==> flow/design.v <==
`timescale 1ns / 1ps
module display_controller(
	input clk,  
	input rst,
	output hSync, vSync,
	output reg bright,
	output reg[9:0] hCount, 
	output reg [9:0] vCount  
	);
	always @ (posedge clk, posedge rst)
		begin
		if (rst)
			begin
			hCount <= 0;
			vCount <= 0;
			end
		else if (hCount < 10'd799)
			begin
			hCount <= hCount + 1;
			end
		else if (vCount < 10'd524)
			begin
			hCount <= 0;
			vCount <= vCount + 1;
			end
		else
			begin
			hCount <= 0;
			vCount <= 0;
			end
		end
	assign hSync = (hCount < 96) ? 0:1;
	assign vSync = (vCount < 2) ? 0:1;
	always @(posedge clk, posedge rst)
		begin
		if (rst)
			bright <= 0;
		else if(hCount > 10'd143 && hCount < 10'd784 && vCount > 10'd34 && vCount < 10'd516)
			bright <= 1;
		else
			bright <= 0;
		end	
endmodule
`timescale 1ns / 1ps
module game_control(
	input clk,
	input en,  
	input bright,
	input rst,
	input up, input left, input right, input down,
	input [9:0] hCount, vCount,
	output reg [11:0] rgb,
	output reg [3:0] lives 
   );
	wire block_fill;
	wire block_white_fill_2;
	wire block_white_fill_3;
	wire block_white_fill_4;
	wire block_white_fill_5;
	wire block_white_fill_6;
	wire block_white_fill_7;
	wire block_white_fill_8;
	wire block_white_fill_9;
	wire block_white_fill_10;
	wire block_white_fill_11;
	wire block_red_fill_2;
	wire block_red_fill_3;
	wire block_red_fill_4;
	wire block_red_fill_5;
	wire block_red_fill_6;
	wire block_red_fill_7;
	wire block_red_fill_8;
	wire block_red_fill_9;
	wire block_red_fill_10;
	wire block_red_fill_11;
	wire block_blue_fill_2;
	wire block_blue_fill_3;
	wire block_blue_fill_4;
	wire block_blue_fill_5;
	wire block_blue_fill_6;
	wire block_blue_fill_7;
	wire block_blue_fill_8;
	wire block_blue_fill_9;
	wire block_blue_fill_10;
	wire block_blue_fill_11;
	wire ball_fill;
	wire start_screen;
	wire win_screen;
	wire lost_screen;
	reg [1:0] enablewhite2;
	reg [1:0] enablewhite3;
	reg [1:0] enablewhite4;
	reg [1:0] enablewhite5;
	reg [1:0] enablewhite6;
	reg [1:0] enablewhite7;
	reg [1:0] enablewhite8;
	reg [1:0] enablewhite9;
	reg [1:0] enablewhite10;
	reg [1:0] enablewhite11;
	reg [1:0] enablered2;
	reg [1:0] enablered3;
	reg [1:0] enablered4;
	reg [1:0] enablered5;
	reg [1:0] enablered6;
	reg [1:0] enablered7;
	reg [1:0] enablered8;
	reg [1:0] enablered9;
	reg [1:0] enablered10;
	reg [1:0] enablered11;
	reg [1:0] enableblue2;
	reg [1:0] enableblue3;
	reg [1:0] enableblue4;
	reg [1:0] enableblue5;
	reg [1:0] enableblue6;
	reg [1:0] enableblue7;
	reg [1:0] enableblue8;
	reg [1:0] enableblue9;
	reg [1:0] enableblue10;
	reg [1:0] enableblue11;
	reg reg_down;
	reg [9:0] xpos, ypos;
	reg [9:0] xpos2, ypos2;
	reg [1:0] move;
	reg [1:0] ydirection;
	reg [1:0] ydir_b, ydir_n;
	reg ydir_nset;
	reg [1:0] xdirection;
	reg [1:0] xspeed;
	parameter BLACK  = 12'b0000_0000_0000;
	parameter WHITE  = 12'b1111_1111_1111;
	parameter RED    = 12'b1111_0000_0000;
	parameter GREEN  = 12'b0000_1111_0000;
	parameter GREY   = 12'b0101_0101_0101;
	parameter YELLOW = 12'b1111_1111_0000;
	parameter CYAN   = 12'b0000_1111_1111;
	parameter BLUE   = 12'b0000_0000_1111;
	always@ (*) begin
		if(reg_down == 1)
			if(~bright )	 
				rgb = 12'b0000_0000_0000;
			else if (lives < 1 && lost_screen && !(enableblue2 == 0 && enableblue3 == 0 && enableblue4 == 0 && enableblue5 == 0 && enableblue6 == 0 && enableblue7 == 0 
			&& enableblue8 == 0 && enableblue9 == 0 && enableblue10 == 0 && enableblue11 == 0 && enablered2 == 0 && enablered3 == 0 && enablered4 == 0 
			&& enablered5 == 0 && enablered6 == 0 && enablered7 == 0 && enablered8 == 0 && enablered9 == 0 && enablered10 == 0 && enablered11 == 0 &&
			enablewhite2 == 0 && enablewhite3 == 0 && enablewhite4 == 0 && enablewhite5 == 0 && enablewhite6 == 0 && enablewhite7 == 0 && enablewhite8 == 0 && 
			enablewhite9 == 0 && enablewhite10 == 0 && enablewhite11 == 0))
				rgb = RED;
			else if (lives >= 1 && block_fill && !(enableblue2 == 0 && enableblue3 == 0 && enableblue4 == 0 && enableblue5 == 0 && enableblue6 == 0 && enableblue7 == 0 
			&& enableblue8 == 0 && enableblue9 == 0 && enableblue10 == 0 && enableblue11 == 0 && enablered2 == 0 && enablered3 == 0 && enablered4 == 0 
			&& enablered5 == 0 && enablered6 == 0 && enablered7 == 0 && enablered8 == 0 && enablered9 == 0 && enablered10 == 0 && enablered11 == 0 &&
			enablewhite2 == 0 && enablewhite3 == 0 && enablewhite4 == 0 && enablewhite5 == 0 && enablewhite6 == 0 && enablewhite7 == 0 && enablewhite8 == 0 && 
			enablewhite9 == 0 && enablewhite10 == 0 && enablewhite11 == 0)) 
				rgb = GREY; 
			else if (lives >= 1 && block_white_fill_2 || block_white_fill_3 || block_white_fill_4 || block_white_fill_5 || block_white_fill_6 || block_white_fill_7|| 
			block_white_fill_8 || block_white_fill_9 || block_white_fill_10 || block_white_fill_11) 
				rgb = WHITE; 
			else if (lives >= 1 && block_red_fill_2 || block_red_fill_3 || block_red_fill_4 || block_red_fill_5 || block_red_fill_6 || block_red_fill_7|| 
			block_red_fill_8 || block_red_fill_9 || block_red_fill_10 || block_red_fill_11)
				rgb = RED; 
			else if (lives >= 1 && block_blue_fill_2 || block_blue_fill_3 || block_blue_fill_4 || block_blue_fill_5 || block_blue_fill_6 || block_blue_fill_7|| 
			block_blue_fill_8 || block_blue_fill_9 || block_blue_fill_10 || block_blue_fill_11)
				rgb = BLUE;
			else if (lives >= 1 && ball_fill && !(enableblue2 == 0 && enableblue3 == 0 && enableblue4 == 0 && enableblue5 == 0 && enableblue6 == 0 && enableblue7 == 0 
			&& enableblue8 == 0 && enableblue9 == 0 && enableblue10 == 0 && enableblue11 == 0 && enablered2 == 0 && enablered3 == 0 && enablered4 == 0 
			&& enablered5 == 0 && enablered6 == 0 && enablered7 == 0 && enablered8 == 0 && enablered9 == 0 && enablered10 == 0 && enablered11 == 0 &&
			enablewhite2 == 0 && enablewhite3 == 0 && enablewhite4 == 0 && enablewhite5 == 0 && enablewhite6 == 0 && enablewhite7 == 0 && enablewhite8 == 0 && 
			enablewhite9 == 0 && enablewhite10 == 0 && enablewhite11 == 0))
				rgb = CYAN;
			else if(lives >= 1 && enableblue2 == 0 && enableblue3 == 0 && enableblue4 == 0 && enableblue5 == 0 && enableblue6 == 0 && enableblue7 == 0 
			&& enableblue8 == 0 && enableblue9 == 0 && enableblue10 == 0 && enableblue11 == 0 && enablered2 == 0 && enablered3 == 0 && enablered4 == 0 
			&& enablered5 == 0 && enablered6 == 0 && enablered7 == 0 && enablered8 == 0 && enablered9 == 0 && enablered10 == 0 && enablered11 == 0 &&
			enablewhite2 == 0 && enablewhite3 == 0 && enablewhite4 == 0 && enablewhite5 == 0 && enablewhite6 == 0 && enablewhite7 == 0 && enablewhite8 == 0 && 
			enablewhite9 == 0 && enablewhite10 == 0 && enablewhite11 == 0 && win_screen)
				rgb = GREEN;
			else	
				rgb= BLACK;	
		else
		  if(~bright )	 
		      rgb = 12'b0000_0000_0000;
		  else if (start_screen)
		      rgb = YELLOW;
		  else
		      rgb = BLACK;
	end
	assign block_fill= vCount>=(ypos-5) && vCount<=(ypos+5) && hCount>=(xpos-50) && hCount<=(xpos+50);
	assign start_screen = ((hCount>= 10'd148) && (hCount <= 10'd776)) && ((vCount >= 10'd40) && (vCount <= 10'd600));
	assign win_screen = ((hCount>= 10'd148) && (hCount <= 10'd776)) && ((vCount >= 10'd40) && (vCount <= 10'd600));
	assign lost_screen = ((hCount>= 10'd148) && (hCount <= 10'd776)) && ((vCount >= 10'd40) && (vCount <= 10'd600));
	assign block_white_fill_2= ((hCount>= 10'd148) && (hCount <= 10'd209)) && ((vCount >= 10'd40) && (vCount <= 10'd90) && (enablewhite2)) ? 1 : 0;
	assign block_white_fill_3= ((hCount>= 10'd211) && (hCount <= 10'd272)) && ((vCount >= 10'd40) && (vCount <= 10'd90) && (enablewhite3)) ? 1 : 0;
	assign block_white_fill_4= ((hCount>= 10'd274) && (hCount <= 10'd335)) && ((vCount >= 10'd40) && (vCount <= 10'd90) && (enablewhite4)) ? 1 : 0;
	assign block_white_fill_5= ((hCount>= 10'd337) && (hCount <= 10'd398)) && ((vCount >= 10'd40) && (vCount <= 10'd90) && (enablewhite5)) ? 1 : 0;
	assign block_white_fill_6= ((hCount>= 10'd400) && (hCount <= 10'd461)) && ((vCount >= 10'd40) && (vCount <= 10'd90) && (enablewhite6)) ? 1 : 0;
	assign block_white_fill_7= ((hCount>= 10'd463) && (hCount <= 10'd524)) && ((vCount >= 10'd40) && (vCount <= 10'd90) && (enablewhite7)) ? 1 : 0;
	assign block_white_fill_8= ((hCount>= 10'd526) && (hCount <= 10'd587)) && ((vCount >= 10'd40) && (vCount <= 10'd90) && (enablewhite8)) ? 1 : 0;
	assign block_white_fill_9= ((hCount>= 10'd589) && (hCount <= 10'd650)) && ((vCount >= 10'd40) && (vCount <= 10'd90) && (enablewhite9)) ? 1 : 0;
	assign block_white_fill_10= ((hCount>= 10'd652) && (hCount <= 10'd713)) && ((vCount >= 10'd40) && (vCount <= 10'd90) && (enablewhite10)) ? 1 : 0;
	assign block_white_fill_11= ((hCount>= 10'd715) && (hCount <= 10'd776)) && ((vCount >= 10'd40) && (vCount <= 10'd90) && (enablewhite11)) ? 1 : 0;
	assign block_red_fill_2= ((hCount>= 10'd148) && (hCount <= 10'd209)) && ((vCount >= 10'd91) && (vCount <= 10'd141) && (enablered2)) ? 1 : 0;
	assign block_red_fill_3= ((hCount>= 10'd211) && (hCount <= 10'd272)) && ((vCount >= 10'd91) && (vCount <= 10'd141) && (enablered3)) ? 1 : 0;
	assign block_red_fill_4= ((hCount>= 10'd274) && (hCount <= 10'd335)) && ((vCount >= 10'd91) && (vCount <= 10'd141) && (enablered4)) ? 1 : 0;
	assign block_red_fill_5= ((hCount>= 10'd337) && (hCount <= 10'd398)) && ((vCount >= 10'd91) && (vCount <= 10'd141) && (enablered5)) ? 1 : 0;
	assign block_red_fill_6= ((hCount>= 10'd400) && (hCount <= 10'd461)) && ((vCount >= 10'd91) && (vCount <= 10'd141) && (enablered6)) ? 1 : 0;
	assign block_red_fill_7= ((hCount>= 10'd463) && (hCount <= 10'd524)) && ((vCount >= 10'd91) && (vCount <= 10'd141) && (enablered7)) ? 1 : 0;
	assign block_red_fill_8= ((hCount>= 10'd526) && (hCount <= 10'd587)) && ((vCount >= 10'd91) && (vCount <= 10'd141) && (enablered8)) ? 1 : 0;
	assign block_red_fill_9= ((hCount>= 10'd589) && (hCount <= 10'd650)) && ((vCount >= 10'd91) && (vCount <= 10'd141) && (enablered9)) ? 1 : 0;
	assign block_red_fill_10= ((hCount>= 10'd652) && (hCount <= 10'd713)) && ((vCount >= 10'd91) && (vCount <= 10'd141) && (enablered10)) ? 1 : 0;
	assign block_red_fill_11= ((hCount>= 10'd715) && (hCount <= 10'd776)) && ((vCount >= 10'd91) && (vCount <= 10'd141) && (enablered11)) ? 1 : 0;
	assign block_blue_fill_2= ((hCount>= 10'd148) && (hCount <= 10'd209)) && ((vCount >= 10'd142) && (vCount <= 10'd192) && (enableblue2)) ? 1 : 0;
	assign block_blue_fill_3= ((hCount>= 10'd211) && (hCount <= 10'd272)) && ((vCount >= 10'd142) && (vCount <= 10'd192) && (enableblue3)) ? 1 : 0;
	assign block_blue_fill_4= ((hCount>= 10'd274) && (hCount <= 10'd335)) && ((vCount >= 10'd142) && (vCount <= 10'd192) && (enableblue4)) ? 1 : 0;
	assign block_blue_fill_5= ((hCount>= 10'd337) && (hCount <= 10'd398)) && ((vCount >= 10'd142) && (vCount <= 10'd192) && (enableblue5)) ? 1 : 0;
	assign block_blue_fill_6= ((hCount>= 10'd400) && (hCount <= 10'd461)) && ((vCount >= 10'd142) && (vCount <= 10'd192) && (enableblue6)) ? 1 : 0;
	assign block_blue_fill_7= ((hCount>= 10'd463) && (hCount <= 10'd524)) && ((vCount >= 10'd142) && (vCount <= 10'd192) && (enableblue7)) ? 1 : 0;
	assign block_blue_fill_8= ((hCount>= 10'd526) && (hCount <= 10'd587)) && ((vCount >= 10'd142) && (vCount <= 10'd192) && (enableblue8)) ? 1 : 0;
	assign block_blue_fill_9= ((hCount>= 10'd589) && (hCount <= 10'd650)) && ((vCount >= 10'd142) && (vCount <= 10'd192) && (enableblue9)) ? 1 : 0;
	assign block_blue_fill_10= ((hCount>= 10'd652) && (hCount <= 10'd713)) && ((vCount >= 10'd142) && (vCount <= 10'd192) && (enableblue10)) ? 1 : 0;
	assign block_blue_fill_11= ((hCount>= 10'd715) && (hCount <= 10'd776)) && ((vCount >= 10'd142) && (vCount <= 10'd192) && (enableblue11)) ? 1 : 0;
	assign ball_fill =  (vCount>=(ypos2) && vCount<=(ypos2) && hCount>=(xpos2-10) && hCount<=(xpos2+10) || 
	                     vCount>=(ypos2-1) && vCount<=(ypos2+1) && hCount>=(xpos2-10) && hCount<=(xpos2+10)||
						 vCount>=(ypos2-2) && vCount<=(ypos2+2) && hCount>=(xpos2-10) && hCount<=(xpos2+10)|| 
	                     vCount>=(ypos2-3) && vCount<=(ypos2+3) && hCount>=(xpos2-8) && hCount<=(xpos2+8)||
						 vCount>=(ypos2-4) && vCount<=(ypos2+4) && hCount>=(xpos2-8) && hCount<=(xpos2+8) ||
	                     vCount>=(ypos2-5) && vCount<=(ypos2+5) && hCount>=(xpos2-6) && hCount<=(xpos2+6) ||
						 vCount>=(ypos2-6) && vCount<=(ypos2+6) && hCount>=(xpos2-6) && hCount<=(xpos2+6) ||
	                     vCount>=(ypos2-7) && vCount<=(ypos2+7) && hCount>=(xpos2-4) && hCount<=(xpos2+4)||
						 vCount>=(ypos2-7) && vCount<=(ypos2+7) && hCount>=(xpos2-4) && hCount<=(xpos2+4)||
	                     vCount>=(ypos2-8) && vCount<=(ypos2+8) && hCount>=(xpos2-2) && hCount<=(xpos2+2) ||
	                     vCount>=(ypos2-9) && vCount<=(ypos2+9) && hCount>=(xpos2-1) && hCount<=(xpos2+1));
	always@ (posedge clk, posedge rst)
		begin
			if(rst)
			begin
				reg_down <= 0;
				move <= 0;
			end	
		    else if (en && down) 
				reg_down <= 1;
			else if(en && up && reg_down == 1)
				move <=1;
		end
	always@(posedge clk, posedge rst) 
	begin
		if(rst)
			begin 
				lives <= 3'd3;
				enablewhite2 <= 1;
				enablewhite3 <= 1;
				enablewhite4 <= 1;
				enablewhite5 <= 1;
				enablewhite6 <= 1;
				enablewhite7 <= 1;
				enablewhite8 <= 1;
				enablewhite9 <= 1;
				enablewhite10 <= 1;
				enablewhite11 <= 1;
				enablered2 <= 1;
				enablered3 <= 1;
				enablered4 <= 1;
				enablered5 <= 1;
				enablered6 <= 1;
				enablered7 <= 1;
				enablered8 <= 1;
				enablered9 <= 1;
				enablered10 <= 1;
				enablered11 <= 1;
				enableblue2 <= 1;
				enableblue3 <= 1;
				enableblue4 <= 1;
				enableblue5 <= 1;
				enableblue6 <= 1;
				enableblue7 <= 1;
				enableblue8 <= 1;
				enableblue9 <= 1;
				enableblue10 <= 1;
				enableblue11 <= 1;
				xpos <= 450;
				ypos <= 470;
				xpos2 <= 450;
				ypos2 <= 456;
				ydirection <= 1;
				xdirection <= 2;
				xspeed <= 0;
			end
		else if (en && reg_down == 1)
			begin
			ydir_b = ydirection;
			ydir_n = ydirection;
			ydir_nset = 1'b0;
			if ((ypos2 + 4 > 465) && (ypos2 + 4 < 467) && ydir_b == 0) 
				begin
					if ((xpos2 >= xpos - 50) && (xpos2 <= xpos + 50))
						begin ydir_n = 1; ydir_nset = 1'b1; end
					if ((xpos2 >= xpos - 1) && (xpos2 <= xpos + 1))
						begin
							xdirection <= 2;
							xspeed <= 0;
						end
					if ((xpos2 >= xpos - 50) && (xpos2 <= xpos -27))
						begin
							xdirection <= 0;
							xspeed <= 2;
						end
					if ((xpos2 >= xpos - 26) && (xpos2 <= xpos - 2))
						begin
							xdirection <= 0;
							xspeed <= 1;
						end
					if ((xpos2 >= xpos + 2) && (xpos2 <= xpos + 26))
						begin
							xdirection <= 1;
							xspeed <= 1;
						end
					if ((xpos2 >= xpos + 27) && (xpos2 <= xpos +50))
					begin
						xdirection <= 1;
						xspeed <= 2;
					end
			end
			begin
				if ((ypos2 - 4 <= 192))
					begin
						if ((xpos2 - 10 >= 148) && (xpos2 + 10 <= 210) && (enableblue2))
						begin
							enableblue2 <= 0;
							ydir_b = 0;
						end
						if ((xpos2 - 10 >= 211) && (xpos2 + 10 <= 273) && (enableblue3))
						begin
							enableblue3 <= 0;
							ydir_b = 0;
						end
						if ((xpos2 - 10 >= 274) && (xpos2 + 10 <= 336) && (enableblue4))
						begin
							enableblue4 <= 0;
							ydir_b = 0;
						end
						if ((xpos2 - 10 >= 337) && (xpos2 + 10 <= 399) && (enableblue5))
						begin
							enableblue5 <= 0;
							ydir_b = 0;
						end
						if ((xpos2 - 10 >= 400) && (xpos2 + 10 <= 462) && (enableblue6))
						begin
							enableblue6 <= 0;
							ydir_b = 0;
						end
						if ((xpos2 - 10 >= 461) && (xpos2 + 10 <= 525) && (enableblue7))
						begin
							enableblue7 <= 0;
							ydir_b = 0;
						end
						if ((xpos2 - 10 >= 526) && (xpos2 + 10 <= 588) && (enableblue8))
						begin
							enableblue8 <= 0;
							ydir_b = 0;
						end
						if ((xpos2 - 10 >= 589) && (xpos2 + 10 <= 651) && (enableblue9))
						begin
							enableblue9 <= 0;
							ydir_b = 0;
						end
						if ((xpos2 - 10 >= 652) && (xpos2 + 10 <= 714) && (enableblue10))
						begin
							enableblue10 <= 0;
							ydir_b = 0;
						end
						if ((xpos2 - 10 >= 715) && (xpos2 + 10 <= 778) && (enableblue11))
						begin
							enableblue11 <= 0;
							ydir_b = 0;
						end
					end
			end
			begin
				if ((ypos2 + 4 <= 146) && (ypos2 + 4 >= 142) && (ydir_b == 0))
					begin
						if ((xpos2 - 10 >= 148) && (xpos2 + 10 <= 210) && (enableblue2))
						begin
							enableblue2 <= 0;
							ydir_b = 1;
						end
						if ((xpos2 - 10 >= 211) && (xpos2 + 10 <= 273) && (enableblue3))
						begin
							enableblue3 <= 0;
							ydir_b = 1;
						end
						if ((xpos2 - 10 >= 274) && (xpos2 + 10 <= 336) && (enableblue4))
						begin
							enableblue4 <= 0;
							ydir_b = 1;
						end
						if ((xpos2 - 10 >= 337) && (xpos2 + 10 <= 399) && (enableblue5))
						begin
							enableblue5 <= 0;
							ydir_b = 1;
						end
						if ((xpos2 - 10 >= 400) && (xpos2 + 10 <= 462) && (enableblue6))
						begin
							enableblue6 <= 0;
							ydir_b = 1;
						end
						if ((xpos2 - 10 >= 463) && (xpos2 + 10 <= 525) && (enableblue7))
						begin
							enableblue7 <= 0;
							ydir_b = 1;
						end
						if ((xpos2 - 10 >= 526) && (xpos2 + 10 <= 588) && (enableblue8))
						begin
							enableblue8 <= 0;
							ydir_b = 1;
						end
						if ((xpos2 - 10 >= 589) && (xpos2 + 10 <= 651) && (enableblue9))
						begin
							enableblue9 <= 0;
							ydir_b = 1;
						end
						if ((xpos2 - 10 >= 652) && (xpos2 + 10 <= 714) && (enableblue10))
						begin
							enableblue10 <= 0;
							ydir_b = 1;
						end
						if ((xpos2 - 10 >= 715) && (xpos2 + 10 <= 776) && (enableblue11))
						begin
							enableblue11 <= 0;
							ydir_b = 1;
						end
					end
			end
			begin
				if ((ypos2 - 4 <= 192) && (ypos2 - 4 >= 142))
					begin
						if ((xpos2 - 10 >= 205) && (xpos2 - 10 <= 209) && (enableblue2))
						begin
							enableblue2 <= 0;
							xdirection <= 1;
						end
						if ((xpos2 + 10 >= 148) && (xpos2 + 10 <= 152) && (enableblue2))
						begin
							enableblue2 <= 0;
							xdirection <= 0;
						end
						if ((xpos2 - 10 >= 268) && (xpos2 - 10 <= 272) && (enableblue3))
						begin
							enableblue3 <= 0;
							xdirection <= 1;
						end
						if ((xpos2 + 10 >= 211) && (xpos2 + 10 <= 215) && (enableblue3))
						begin
							enableblue3 <= 0;
							xdirection <= 0;
						end
						if ((xpos2 - 10 >= 331) && (xpos2 - 10 <= 335) && (enableblue4))
						begin
							enableblue4 <= 0;
							xdirection <= 1;
						end
						if ((xpos2 + 10 >= 274) && (xpos2 + 10 <= 278) && (enableblue4))
						begin
							enableblue4 <= 0;
							xdirection <= 0;
						end
						if ((xpos2 - 10 >= 394) && (xpos2 - 10 <= 398) && (enableblue5))
						begin
							enableblue5 <= 0;
							xdirection <= 1;
						end
						if ((xpos2 + 10 >= 337) && (xpos2 + 10 <= 341) && (enableblue5))
						begin
							enableblue5 <= 0;
							xdirection <= 0;
						end
						if ((xpos2 - 10 >= 457) && (xpos2 - 10 <= 461) && (enableblue6))
						begin
							enableblue6 <= 0;
							xdirection <= 1;
						end
						if ((xpos2 + 10 >= 400) && (xpos2 + 10 <= 404) && (enableblue6))
						begin
							enableblue6 <= 0;
							xdirection <= 0;
						end
						if ((xpos2 - 10 >= 520) && (xpos2 - 10 <= 524) && (enableblue7))
						begin
							enableblue7 <= 0;
							xdirection <= 1;
						end
						if ((xpos2 + 10 >= 463) && (xpos2 + 10 <= 467) && (enableblue7))
						begin
							enableblue7 <= 0;
							xdirection <= 0;
						end
						if ((xpos2 - 10 >= 583) && (xpos2 - 10 <= 587) && (enableblue8))
						begin
							enableblue8 <= 0;
							xdirection <= 1;
						end
						if ((xpos2 + 10 >= 526) && (xpos2 + 10 <= 530) && (enableblue8))
						begin
							enableblue8 <= 0;
							xdirection <= 0;
						end
						if ((xpos2 - 10 >= 646) && (xpos2 - 10 <= 650) && (enableblue9))
						begin
							enableblue9 <= 0;
							xdirection <= 1;
						end
						if ((xpos2 + 10 >= 589) && (xpos2 + 10 <= 593) && (enableblue9))
						begin
							enableblue9 <= 0;
							xdirection <= 0;
						end
						if ((xpos2 - 10 >= 709) && (xpos2 - 10 <= 713) && (enableblue10))
						begin
							enableblue10 <= 0;
							xdirection <= 1;
						end
						if ((xpos2 + 10 >= 652) && (xpos2 + 10 <= 656) && (enableblue10))
						begin
							enableblue10 <= 0;
							xdirection <= 0;
						end
						if ((xpos2 - 10 >= 772) && (xpos2 - 10 <= 776) && (enableblue11))
						begin
							enableblue11 <= 0;
							xdirection <= 1;
						end
						if ((xpos2 + 10 >= 715) && (xpos2 + 10 <= 719) && (enableblue11))
						begin
							enableblue11 <= 0;
							xdirection <= 0;
						end
					end
			end
			begin
				if ((ypos2 - 4 <= 141))
					begin
						if ((xpos2 - 10 >= 148) && (xpos2 + 10 <= 210) && (enablered2))
						begin
							enablered2 <= 0;
							ydir_b = 0;
						end
						if ((xpos2 - 10 >= 211) && (xpos2 + 10 <= 273) && (enablered3))
						begin
							enablered3 <= 0;
							ydir_b = 0;
						end
						if ((xpos2 - 10 >= 274) && (xpos2 + 10 <= 336) && (enablered4))
						begin
							enablered4 <= 0;
							ydir_b = 0;
						end
						if ((xpos2 - 10 >= 337) && (xpos2 + 10 <= 399) && (enablered5))
						begin
							enablered5 <= 0;
							ydir_b = 0;
						end
						if ((xpos2 - 10 >= 400) && (xpos2 + 10 <= 462) && (enablered6))
						begin
							enablered6 <= 0;
							ydir_b = 0;
						end
						if ((xpos2 - 10 >= 463) && (xpos2 + 10 <= 525) && (enablered7))
						begin
							enablered7 <= 0;
							ydir_b = 0;
						end
						if ((xpos2 - 10 >= 526) && (xpos2 + 10 <= 588) && (enablered8))
						begin
							enablered8 <= 0;
							ydir_b = 0;
						end
						if ((xpos2 - 10 >= 589) && (xpos2 + 10 <= 651) && (enablered9))
						begin
							enablered9 <= 0;
							ydir_b = 0;
						end
						if ((xpos2 - 10 >= 652) && (xpos2 + 10 <= 714) && (enablered10))
						begin
							enablered10 <= 0;
							ydir_b = 0;
						end
						if ((xpos2 - 10 >= 715) && (xpos2 + 10 <= 778) && (enablered11))
						begin
							enablered11 <= 0;
							ydir_b = 0;
						end
					end
			end	
			begin
				if ((ypos2 + 4 <= 92) && ydir_b == 0)
					begin
						if ((xpos2 - 10 >= 148) && (xpos2 + 10 <= 210) && (enablered2))
						begin
							enablered2 <= 0;
							ydir_b = 1;
						end
						if ((xpos2 - 10 >= 211) && (xpos2 + 10 <= 273) && (enablered3))
						begin
							enablered3 <= 0;
							ydir_b = 1;
						end
						if ((xpos2 - 10 >= 274) && (xpos2 + 10 <= 336) && (enablered4))
						begin
							enablered4 <= 0;
							ydir_b = 1;
						end
						if ((xpos2 - 10 >= 337) && (xpos2 + 10 <= 399) && (enablered5))
						begin
							enablered5 <= 0;
							ydir_b = 1;
						end
						if ((xpos2 - 10 >= 400) && (xpos2 + 10 <= 462) && (enablered6))
						begin
							enablered6 <= 0;
							ydir_b = 1;
						end
						if ((xpos2 - 10 >= 463) && (xpos2 + 10 <= 525) && (enablered7))
						begin
							enablered7 <= 0;
							ydir_b = 1;
						end
						if ((xpos2 - 10 >= 526) && (xpos2 + 10 <= 588) && (enablered8))
						begin
							enablered8 <= 0;
							ydir_b = 1;
						end
						if ((xpos2 - 10 >= 589) && (xpos2 + 10 <= 651) && (enablered9))
						begin
							enablered9 <= 0;
							ydir_b = 1;
						end
						if ((xpos2 - 10 >= 652) && (xpos2 + 10 <= 714) && (enablered10))
						begin
							enablered10 <= 0;
							ydir_b = 1;
						end
						if ((xpos2 - 10 >= 715) && (xpos2 + 10 <= 778) && (enablered11))
						begin
							enablered11 <= 0;
							ydir_b = 1;
						end
					end
			end	
			begin
				if ((ypos2 - 4 <= 141) && (ypos2 - 4 >= 91))
					begin
						if ((xpos2 - 10 >= 205) && (xpos2 - 10 <= 209) && (enablered2))
						begin
							enablered2 <= 0;
							xdirection <= 1;
						end
						if ((xpos2 + 10 >= 148) && (xpos2 + 10 <= 152) && (enablered2))
						begin
							enablered2 <= 0;
							xdirection <= 0;
						end
						if ((xpos2 - 10 >= 268) && (xpos2 - 10 <= 272) && (enablered3))
						begin
							enablered3 <= 0;
							xdirection <= 1;
						end
						if ((xpos2 + 10 >= 211) && (xpos2 + 10 <= 215) && (enablered3))
						begin
							enablered3 <= 0;
							xdirection <= 0;
						end
						if ((xpos2 - 10 >= 331) && (xpos2 - 10 <= 335) && (enablered4))
						begin
							enablered4 <= 0;
							xdirection <= 1;
						end
						if ((xpos2 + 10 >= 274) && (xpos2 + 10 <= 278) && (enablered4))
						begin
							enablered4 <= 0;
							xdirection <= 0;
						end
						if ((xpos2 - 10 >= 394) && (xpos2 - 10 <= 398) && (enablered5))
						begin
							enablered5 <= 0;
							xdirection <= 1;
						end
						if ((xpos2 + 10 >= 337) && (xpos2 + 10 <= 341) && (enablered5))
						begin
							enablered5 <= 0;
							xdirection <= 0;
						end
						if ((xpos2 - 10 >= 457) && (xpos2 - 10 <= 461) && (enablered6))
						begin
							enablered6 <= 0;
							xdirection <= 1;
						end
						if ((xpos2 + 10 >= 400) && (xpos2 + 10 <= 404) && (enablered6))
						begin
							enablered6 <= 0;
							xdirection <= 0;
						end
						if ((xpos2 - 10 >= 520) && (xpos2 - 10 <= 524) && (enablered7))
						begin
							enablered7 <= 0;
							xdirection <= 1;
						end
						if ((xpos2 + 10 >= 463) && (xpos2 + 10 <= 467) && (enablered7))
						begin
							enablered7 <= 0;
							xdirection <= 0;
						end
						if ((xpos2 - 10 >= 583) && (xpos2 - 10 <= 587) && (enablered8))
						begin
							enablered8 <= 0;
							xdirection <= 1;
						end
						if ((xpos2 + 10 >= 526) && (xpos2 + 10 <= 530) && (enablered8))
						begin
							enablered8 <= 0;
							xdirection <= 0;
						end
						if ((xpos2 - 10 >= 646) && (xpos2 - 10 <= 650) && (enablered9))
						begin
							enablered9 <= 0;
							xdirection <= 1;
						end
						if ((xpos2 + 10 >= 589) && (xpos2 + 10 <= 593) && (enablered9))
						begin
							enablered9 <= 0;
							xdirection <= 0;
						end
						if ((xpos2 - 10 >= 709) && (xpos2 - 10 <= 713) && (enablered10))
						begin
							enablered10 <= 0;
							xdirection <= 1;
						end
						if ((xpos2 + 10 >= 652) && (xpos2 + 10 <= 656) && (enablered10))
						begin
							enablered10 <= 0;
							xdirection <= 0;
						end
						if ((xpos2 - 10 >= 772) && (xpos2 - 10 <= 776) && (enablered11))
						begin
							enablered11 <= 0;
							xdirection <= 1;
						end
						if ((xpos2 + 10 >= 715) && (xpos2 + 10 <= 719) && (enablered11))
						begin
							enablered11 <= 0;
							xdirection <= 0;
						end
					end
			end
			begin
				if ((ypos2 - 4 <= 90))
					begin
						if ((xpos2 - 10 >= 148) && (xpos2 + 10 <= 210) && (enablewhite2))
						begin
							enablewhite2 <= 0;
							ydir_b = 0;
						end
						if ((xpos2 - 10 >= 211) && (xpos2 + 10 <= 273) && (enablewhite3))
						begin
							enablewhite3 <= 0;
							ydir_b = 0;
						end
						if ((xpos2 - 10 >= 274) && (xpos2 + 10 <= 336) && (enablewhite4))
						begin
							enablewhite4 <= 0;
							ydir_b = 0;
						end
						if ((xpos2 - 10 >= 337) && (xpos2 + 10 <= 399) && (enablewhite5))
						begin
							enablewhite5 <= 0;
							ydir_b = 0;
						end
						if ((xpos2 - 10 >= 400) && (xpos2 + 10 <= 462) && (enablewhite6))
						begin
							enablewhite6 <= 0;
							ydir_b = 0;
						end
						if ((xpos2 - 10 >= 463) && (xpos2 + 10 <= 525) && (enablewhite7))
						begin
							enablewhite7 <= 0;
							ydir_b = 0;
						end
						if ((xpos2 - 10 >= 526) && (xpos2 + 10 <= 588) && (enablewhite8))
						begin
							enablewhite8 <= 0;
							ydir_b = 0;
						end
						if ((xpos2 - 10 >= 589) && (xpos2 + 10 <= 651) && (enablewhite9))
						begin
							enablewhite9 <= 0;
							ydir_b = 0;
						end
						if ((xpos2 - 10 >= 652) && (xpos2 + 10 <= 714) && (enablewhite10))
						begin
							enablewhite10 <= 0;
							ydir_b = 0;
						end
						if ((xpos2 - 10 >= 715) && (xpos2 + 10 <= 778) && (enablewhite11))
						begin
							enablewhite11 <= 0;
							ydir_b = 0;
						end
					end
			end
			begin
				if ((ypos2 - 4 <= 90) && (ypos2 - 4 >= 40))
					begin
						if ((xpos2 - 10 >= 205) && (xpos2 - 10 <= 209) && (enablewhite2))
						begin
							enablewhite2 <= 0;
							xdirection <= 1;
						end
						if ((xpos2 + 10 >= 148) && (xpos2 + 10 <= 152) && (enablewhite2))
						begin
							enablewhite2 <= 0;
							xdirection <= 0;
						end
						if ((xpos2 - 10 >= 268) && (xpos2 - 10 <= 272) && (enablewhite3))
						begin
							enablewhite3 <= 0;
							xdirection <= 1;
						end
						if ((xpos2 + 10 >= 211) && (xpos2 + 10 <= 215) && (enablewhite3))
						begin
							enablewhite3 <= 0;
							xdirection <= 0;
						end
						if ((xpos2 - 10 >= 331) && (xpos2 - 10 <= 335) && (enablewhite4))
						begin
							enablewhite4 <= 0;
							xdirection <= 1;
						end
						if ((xpos2 + 10 >= 274) && (xpos2 + 10 <= 278) && (enablewhite4))
						begin
							enablewhite4 <= 0;
							xdirection <= 0;
						end
						if ((xpos2 - 10 >= 394) && (xpos2 - 10 <= 398) && (enablewhite5))
						begin
							enablewhite5 <= 0;
							xdirection <= 1;
						end
						if ((xpos2 + 10 >= 337) && (xpos2 + 10 <= 341) && (enablewhite5))
						begin
							enablewhite5 <= 0;
							xdirection <= 0;
						end
						if ((xpos2 - 10 >= 457) && (xpos2 - 10 <= 461) && (enablewhite6))
						begin
							enablewhite6 <= 0;
							xdirection <= 1;
						end
						if ((xpos2 + 10 >= 400) && (xpos2 + 10 <= 404) && (enablewhite6))
						begin
							enablewhite6 <= 0;
							xdirection <= 0;
						end
						if ((xpos2 - 10 >= 520) && (xpos2 - 10 <= 524) && (enablewhite7))
						begin
							enablewhite7 <= 0;
							xdirection <= 1;
						end
						if ((xpos2 + 10 >= 463) && (xpos2 + 10 <= 467) && (enablewhite7))
						begin
							enablewhite7 <= 0;
							xdirection <= 0;
						end
						if ((xpos2 - 10 >= 583) && (xpos2 - 10 <= 587) && (enablewhite8))
						begin
							enablewhite8 <= 0;
							xdirection <= 1;
						end
						if ((xpos2 + 10 >= 526) && (xpos2 + 10 <= 530) && (enablewhite8))
						begin
							enablewhite8 <= 0;
							xdirection <= 0;
						end
						if ((xpos2 - 10 >= 646) && (xpos2 - 10 <= 650) && (enablewhite9))
						begin
							enablewhite9 <= 0;
							xdirection <= 1;
						end
						if ((xpos2 + 10 >= 589) && (xpos2 + 10 <= 593) && (enablewhite9))
						begin
							enablewhite9 <= 0;
							xdirection <= 0;
						end
						if ((xpos2 - 10 >= 709) && (xpos2 - 10 <= 713) && (enablewhite10))
						begin
							enablewhite10 <= 0;
							xdirection <= 1;
						end
						if ((xpos2 + 10 >= 652) && (xpos2 + 10 <= 656) && (enablewhite10))
						begin
							enablewhite10 <= 0;
							xdirection <= 0;
						end
						if ((xpos2 - 10 >= 772) && (xpos2 - 10 <= 776) && (enablewhite11))
						begin
							enablewhite11 <= 0;
							xdirection <= 1;
						end
						if ((xpos2 + 10 >= 715) && (xpos2 + 10 <= 719) && (enablewhite11))
						begin
							enablewhite11 <= 0;
							xdirection <= 0;
						end
					end
			end
		if ((ypos2 - 4 <= 41) && (ydir_b)) 
			begin ydir_n = 0; ydir_nset = 1'b1; end
		if ((xpos2 - 5 <= 147) && (xdirection == 0)) 
			xdirection <= 1;
		if ((xpos2 + 5 >= 777) && (xdirection == 1)) 
			xdirection <= 0;
		if(move && ypos2 <= 475)
			begin
				if (ydir_b == 1)
					ypos2 <= ypos2 - 2;
				else if (ydir_b == 0)
					ypos2 <= ypos2 + 2;
				else if (ydir_b == 2)
					ypos2 <= ypos2 - 1;
				if (xdirection == 0)
				begin
					if (xspeed == 2)
					begin
						if( xpos2 - 4 >= 148)
							xpos2 <= xpos2 - 4;
					end
					else if (xspeed == 1)
					begin
						if( xpos2 - 2 >= 148)
							xpos2 <= xpos2 - 2;
					end
				end
				else if (xdirection == 1)
				begin
					if (xspeed == 2)
					begin
						if( xpos2 + 4 <= 776)
							xpos2 <= xpos2 + 4;
					end
					else if (xspeed == 1)
					begin
						if( xpos2 + 2 <= 776)
							xpos2 <= xpos2 + 2;
					end
				end
				else if (xdirection == 2)
				begin
					xpos2 <= xpos2;
				end
			end
		else if (ypos2 >= 471)
			begin 
				lives <= lives - 3'd1;
				if (ypos2 >= 472)
					begin
						xpos <= 450;
						ypos <= 470;
						xpos2 <= 450;
						ypos2 <= 456;
						begin ydir_n = 1; ydir_nset = 1'b1; end
						xdirection <= 2;
					end
			end
		if(right) 
			begin
				xpos<=xpos+4;  
				if(xpos>=730)  
					xpos<=730;
			end
		else if(left) 
			begin
				xpos<=xpos-4;
				if(xpos<=200)
					xpos<=200;
			end
			ydirection <= ydir_nset ? ydir_n : ydir_b;
		end
	end
endmodule
module display_lives(
	input clk,
	input[3:0] displayNumber,
	output reg [3:0] anode,
	output reg [6:0] ssdOut	
    );
	reg [20:0] refresh;
	reg [3:0] LEDNumber;
	wire [1:0] LEDCounter;
	always @ (posedge clk)
	begin
		refresh <= refresh + 21'd1;
	end
	assign LEDCounter = refresh[20:19];
	always @ (*)
	 begin
		begin
			anode = 4'b1110;
			LEDNumber = displayNumber;
		end	
	end
	always @ (*)
    begin
        case (LEDNumber)
        4'd0: ssdOut = 7'b0000001;     
        4'd1: ssdOut = 7'b1001111; 
        4'd2: ssdOut = 7'b0010010; 
        4'd3: ssdOut = 7'b0000110;  
        default: ssdOut = 7'b0000110; 
        endcase
    end
endmodule
`timescale 1ns / 1ps
module vga_top(
	input ClkPort,
	input BtnC,
	input BtnU,
	input BtnD,
	input BtnR,
	input BtnL,
	input MoveTick,  
	output hSync, vSync,
	output [3:0] vgaR, vgaG, vgaB,
	output An0, An1, An2, An3, An4, An5, An6, An7,
	output Ca, Cb, Cc, Cd, Ce, Cf, Cg, Dp,
	output MemOE, MemWR, RamCS, QuadSpiFlashCS
	);
	wire Reset;
	assign Reset=BtnC;
	wire bright;
	wire[9:0] hc, vc;
	wire[3:0] lives;
	wire [6:0] ssdOut;
	wire [3:0] anode;
	wire [11:0] rgb;
	display_controller dc(.clk(ClkPort), .rst(Reset), .hSync(hSync), .vSync(vSync), .bright(bright), .hCount(hc), .vCount(vc));
	game_control sc(.clk(ClkPort), .en(MoveTick), .bright(bright), .rst(BtnC), .up(BtnU), .down(BtnD),.left(BtnL),.right(BtnR),.hCount(hc), .vCount(vc), .rgb(rgb), .lives(lives));
	display_lives cnt(.clk(ClkPort), .displayNumber(lives), .anode(anode), .ssdOut(ssdOut));
	assign vgaR = rgb[11 : 8];
	assign vgaG = rgb[7  : 4];
	assign vgaB = rgb[3  : 0];
	assign {MemOE, MemWR, RamCS, QuadSpiFlashCS} = 4'b1111;
	assign {An7, An6, An5, An4, An3, An2, An1, An0} = {4'b1111, anode};
	assign {Ca, Cb, Cc, Cd, Ce, Cf, Cg} = ssdOut[6 : 0];
	assign Dp = 1'b1;  
endmodule
From RTL to reports: vga_top. The steps from the RTL of vga_top to its reports follow in flow order. Line numbers count from 1 in the design file above. Operators carry their Yosys type and port widths (W data, S select, Z words). Cell names lack the library's common part. Not given: n/a

Design top: vga_top. Clock: ClkPort. Library: sky130hd. Corner: tt_025C_1v80.

Word-level counts. Yosys after proc, flatten, opt, wreduce and memory -nomap, before mapping. Memory bits, and registers merged into a memory's read port (data or address), are not among the register bits. Print and check cells are not counted. Equal cells are merged and count once.

For $add $sub $neg the number is 47. The figure for $lt $le $gt $ge is 168. The entry for equality and inequality tests reads 16. Under mux-type cells stands 412. The entry for bitwise gates (word level) reads 2. Reductions and logical operators: 412.

Operators by type and width (count): $ge A10 B32 Y1 (21); $le A10 B32 Y1 (21); $mux W2 (334); $le A32 B10 Y1 const B (17); $ge A32 B10 Y1 const B (14); $ge A32 B9 Y1 const B (13); $le A32 B9 Y1 const B (12); $ge A32 B8 Y1 const B (9); $mux W10 (26); $le A32 B8 Y1 const B (8); $logic_and A1 B2 Y1 (123); $logic_and A1 B1 Y1 (203); $mux W12 (10); $add A10 B3 Y11 const B (7); $sub A10 B3 Y11 const B (7); $ge A10 B9 Y1 const B (7); $logic_not A2 Y1 (35); $le A32 B7 Y1 const B (2); $le A10 B10 Y1 const B (6); $le A10 B9 Y1 const B (6); $ge A10 B10 Y1 const B (5); $add A10 B2 Y11 const B (4); $sub A10 B2 Y11 const B (4); $add A10 B4 Y11 const B (4); $sub A10 B4 Y11 const B (4); $lt A10 B10 Y1 const B (4); $le A10 B8 Y1 const B (4); $mux W1 (40).

Not listed: further kinds 49, cells in them 107.

Flip-flop bits (word level): 123. The entry for bits of input ports reads 7. Elaborated cells: 1099.

Longest topological paths. Depth = most cells in a row (Yosys ltp): at word level without a register or memory, in the mapped netlist without a sequential cell, where the memories' decode and read muxes count.

For depth after elaboration the number is 77. For ABC_AREA the number is 1. The entry for gate-level depth with buffers reads 34.

Mapped cells and area. Yosys stat after the flow's synthesis: flattened, memories mapped to cells. It holds for the ABC_AREA given above (unset counts as 0); a run with the other value may have another netlist. The area totals of this step are shown rounded.

Cells by type (count): ha_1 (377); nand2_1 (678); nor2_1 (601); inv_1 (506); dfrtp_1 (75); a21oi_1 (254); nand3_1 (246); xor2_1 (138); dfstp_2 (45); o21ai_0 (199); nand4_1 (131); nor3_1 (84); nor4_1 (47); o211ai_1 (34); nand2_2 (36); nor2_4 (20); buf_4 (29); o22ai_1 (34).

Not listed: further types 64, cells in them 493.

For standard cells after synthesis the number is 4027. The entry for synthesis area reads 0.02552 mm^2. The figure for mapped flip-flops is 120. The entry for buffer cells reads 110.

Path before layout. OpenSTA on the mapped netlist: ideal clock, no wires. The path of least setup slack (recovery checks aside). Input and output delay are each 20% of the period. Register names are those of the netlist, which keeps one name where synthesis merged equal registers.

Kind: register -> output. Start point: reg sc.xpos2[1]. End point: out vgaB[3]. Under period stands 12000 ps. External output delay: 2400 ps. The figure for arrival is 3806 ps. The figure for required time is 9600 ps. Under path slack stands 5794 ps. The figure for delay of the path is 3806 ps. The figure for driving pins on the path is 24. Period reached after synthesis: 6206 ps.

"delay of the path" = arrival - input delay + setup time. At an output port there is no setup time. "driving pins on the path" counts driving pins, that of a launching flip-flop among them; a cell with two outputs on the path counts twice. "period reached after synthesis" is the clock period less the worst setup slack; recovery checks do not enter. This is arithmetic on one report: input and output delays are still those of the set period (20% each). Between the ends stands the longest chain of elaborated cells between them, by number of cells; it is not shown to be the way that was timed. Of several equally long chains one is given. A line is the first line of the expression or statement that the cell stems from. Yosys adds cells for indexed reads and writes and turns some case tables into memories. At most two assigning lines are given for a register; there are more.

Cells stage by stage: dfstp_2 > buf_2 > inv_1 > clkbuf_1 > ha_1 > buf_2 > clkinv_1 > ha_1 > inv_1 > o21bai_1 > a21oi_1 > o221ai_1 > a21o_1 > a21oi_1 > a211oi_1 > nand2_1 > a21oi_1 > a21oi_1 > nand2_1 > nand2_1 > nand2_1 > nand2_1 > a21oi_1 > buf_4. The figure for cells in the longest elaborated chain is 24.

Ends and longest elaborated chain, post-synthesis: from (decl) (RTL line 122) `reg [9:0] xpos2, ypos2;`; from (assign) (RTL line 928) `xpos2 <= xpos2 - 4;`; from (assign) (RTL line 933) `xpos2 <= xpos2 - 2;`; $sub A10 B4 Y11 (RTL line 218) `assign ball_fill = (vCount>=(ypos2) && vCount<=(ypos2) && hCount>=(xpos2-10) && hCount<=(xpos2+10) ||`; $ge A10 B32 Y1 (RTL line 218); $logic_and A1 B1 Y1 x2 (RTL line 218); $logic_or A1 B1 Y1 x10 (RTL line 218); $logic_and A1 B1 Y1 x2 (RTL line 162) `else if (lives >= 1 && ball_fill && !(enableblue2 == 0 && enableblue3 == 0 && enableblue4 == 0 && enableblue5 ...`; $mux W12 (RTL line 162); $mux W12 (RTL line 159) `else if (lives >= 1 && block_blue_fill_2 || block_blue_fill_3 || block_blue_fill_4 || block_blue_fill_5 || blo ...`; $mux W12 (RTL line 156) `else if (lives >= 1 && block_red_fill_2 || block_red_fill_3 || block_red_fill_4 || block_red_fill_5 || block_r ...`; $mux W12 (RTL line 153) `else if (lives >= 1 && block_white_fill_2 || block_white_fill_3 || block_white_fill_4 || block_white_fill_5 || ...`; $mux W12 (RTL line 147) `else if (lives >= 1 && block_fill && !(enableblue2 == 0 && enableblue3 == 0 && enableblue4 == 0 && enableblue5 ...`; $mux W12 (RTL line 141) `else if (lives < 1 && lost_screen && !(enableblue2 == 0 && enableblue3 == 0 && enableblue4 == 0 && enableblue5 ...`; $mux W12 (RTL line 139) `if(~bright )`; $mux W12 (RTL line 138) `if(reg_down == 1)`; to (decl) (RTL line 1025) `output [3:0] vgaR, vgaG, vgaB,`.

Nets of the timed path that keep an RTL name, with a line that drives or declares them; the list need not be complete.

Nets with RTL names, path post-synthesis (RTL line): vgaB[1] (138).

Path in the finished layout. Path of least setup slack in the final report of run 1 (OpenROAD, finished layout, wires in). Where an end is a register, its clock arrival counts in the times. The report prints the path's times to 10 ps; the period is as set.

Kind: register -> output. Start point: reg sc.xpos2[2]. End point: out vgaG[3]. Under period stands 11400 ps. External output delay: 2280 ps. The figure for arrival is 6140 ps. The figure for required time is 9120 ps. Under path slack stands 2980 ps. The figure for driving pins on the path is 23.

Between the ends stands the longest chain of elaborated cells between them, by number of cells; it is not shown to be the way that was timed. Of several equally long chains one is given. At most two assigning lines are given for a register; there are more.

Cells stage by stage: dfrtp_1 > inv_1 > ha_1 > clkinv_1 > ha_1 > inv_1 > o21bai_1 > a21oi_1 > o221ai_1 > a21o_1 > a21oi_1 > a211oi_1 > nand2_1 > a21oi_1 > a21oi_1 > nand2_1 > nand2_1 > nand2_1 > nand3_1 > nand2_1 > nand3_1 > nand2_1 > clkdlybuf4s50_1. The figure for cells in the longest elaborated chain is 24.

Ends and longest elaborated chain, after layout: from (decl) (RTL line 122) `reg [9:0] xpos2, ypos2;`; from (assign) (RTL line 928) `xpos2 <= xpos2 - 4;`; from (assign) (RTL line 933) `xpos2 <= xpos2 - 2;`; $sub A10 B4 Y11 (RTL line 218) `assign ball_fill = (vCount>=(ypos2) && vCount<=(ypos2) && hCount>=(xpos2-10) && hCount<=(xpos2+10) ||`; $ge A10 B32 Y1 (RTL line 218); $logic_and A1 B1 Y1 x2 (RTL line 218); $logic_or A1 B1 Y1 x10 (RTL line 218); $logic_and A1 B1 Y1 x2 (RTL line 162) `else if (lives >= 1 && ball_fill && !(enableblue2 == 0 && enableblue3 == 0 && enableblue4 == 0 && enableblue5 ...`; $mux W12 (RTL line 162); $mux W12 (RTL line 159) `else if (lives >= 1 && block_blue_fill_2 || block_blue_fill_3 || block_blue_fill_4 || block_blue_fill_5 || blo ...`; $mux W12 (RTL line 156) `else if (lives >= 1 && block_red_fill_2 || block_red_fill_3 || block_red_fill_4 || block_red_fill_5 || block_r ...`; $mux W12 (RTL line 153) `else if (lives >= 1 && block_white_fill_2 || block_white_fill_3 || block_white_fill_4 || block_white_fill_5 || ...`; $mux W12 (RTL line 147) `else if (lives >= 1 && block_fill && !(enableblue2 == 0 && enableblue3 == 0 && enableblue4 == 0 && enableblue5 ...`; $mux W12 (RTL line 141) `else if (lives < 1 && lost_screen && !(enableblue2 == 0 && enableblue3 == 0 && enableblue4 == 0 && enableblue5 ...`; $mux W12 (RTL line 139) `if(~bright )`; $mux W12 (RTL line 138) `if(reg_down == 1)`; to (decl) (RTL line 1025) `output [3:0] vgaR, vgaG, vgaB,`.

Appendix: measured runs

Record of 3 stored runs of the RTL-to-layout flow on vga_top, platform sky130hd. The runs are unordered. Constraints: input delay and output delay 20% of the set period each, output load 0.01 pF. "achieved period" is the run's clock period less its worst setup slack. It is reckoned from that one timing run; input and output delays stay at 20% of the period that was set. "time of the worst setup path" = time allowed to the worst setup path (clock period - input delay - output delay, where it has them) - its slack; a late launch clock adds to it, a late capture clock takes from it. "total design power" rests on the timing tool's default activity at the inputs, not on a simulated workload. "time of the worst setup path" is given in steps of 10 ps. Results are given in rounded form.

Run 1 has these settings: ABC_AREA 1; CORE_ASPECT_RATIO 0.78; CORE_MARGIN 7; CORE_UTILIZATION 64; CTS_CLUSTER_SIZE 27; GPL_ROUTABILITY_DRIVEN 1; GPL_TIMING_DRIVEN 1; PLACE_DENSITY_LB_ADDON 0.08; SETUP_SLACK_MARGIN -0.83; TNS_END_PERCENT 35; period_ns 11.4; CAP_MARGIN 20; SLEW_MARGIN 20. The total negative slack stands at 0 ps. The worst hold slack is 439 ps. The time of the worst setup path reads 6,140 ps. Worst setup path type: register -> output. The post-route utilization is 68.3%. The total die area is 0.04571 mm^2. The standard-cell area after layout comes to 0.02679 mm^2. For the chip area after synthesis (Yosys) the run shows 0.02552 mm^2. For the worst setup slack after layout the run shows 2,979 ps. The measured achieved period is 8,421 ps. The total design power stands at 8.113 mW.

Run 2 has these settings: ABC_AREA 1; CAP_MARGIN 35; CORE_ASPECT_RATIO 0.78; CORE_MARGIN 7; CORE_UTILIZATION 28; CTS_CLUSTER_DIAMETER 284; CTS_CLUSTER_SIZE 27; GPL_ROUTABILITY_DRIVEN 0; GPL_TIMING_DRIVEN 1; HOLD_SLACK_MARGIN 0.18; MAX_ROUTING_LAYER met4; SETUP_SLACK_MARGIN -0.22; SLEW_MARGIN 5; TNS_END_PERCENT 45; period_ns 10.6. The total negative slack stands at 0 ps. The worst hold slack is 439 ps. The time of the worst setup path reads 6,200 ps. Worst setup path type: register -> output. The post-route utilization is 30.7%. The total die area is 0.09986 mm^2. The standard-cell area after layout comes to 0.02768 mm^2. For the chip area after synthesis (Yosys) the run shows 0.02552 mm^2. For the worst setup slack after layout the run shows 2,283 ps. The measured achieved period is 8,317 ps. The total design power stands at 8.636 mW.

Run 3 has these settings: ABC_AREA 1; CAP_MARGIN 35; CELL_PAD_IN_SITES_GLOBAL_PLACEMENT 3; CORE_ASPECT_RATIO 0.78; CORE_MARGIN 7; CORE_UTILIZATION 28; CTS_CLUSTER_DIAMETER 284; CTS_CLUSTER_SIZE 27; GPL_ROUTABILITY_DRIVEN 0; GPL_TIMING_DRIVEN 1; MAX_ROUTING_LAYER met5; SETUP_SLACK_MARGIN -0.22; SLEW_MARGIN 5; TNS_END_PERCENT 45; period_ns 10.6. The total negative slack stands at 0 ps. The worst hold slack is 443 ps. The time of the worst setup path reads 6,380 ps. Worst setup path type: register -> output. The post-route utilization is 30.9%. The total die area is 0.09986 mm^2. The standard-cell area after layout comes to 0.02783 mm^2. For the chip area after synthesis (Yosys) the run shows 0.02552 mm^2. For the worst setup slack after layout the run shows 2,098 ps. The measured achieved period is 8,502 ps. The total design power stands at 9.161 mW.
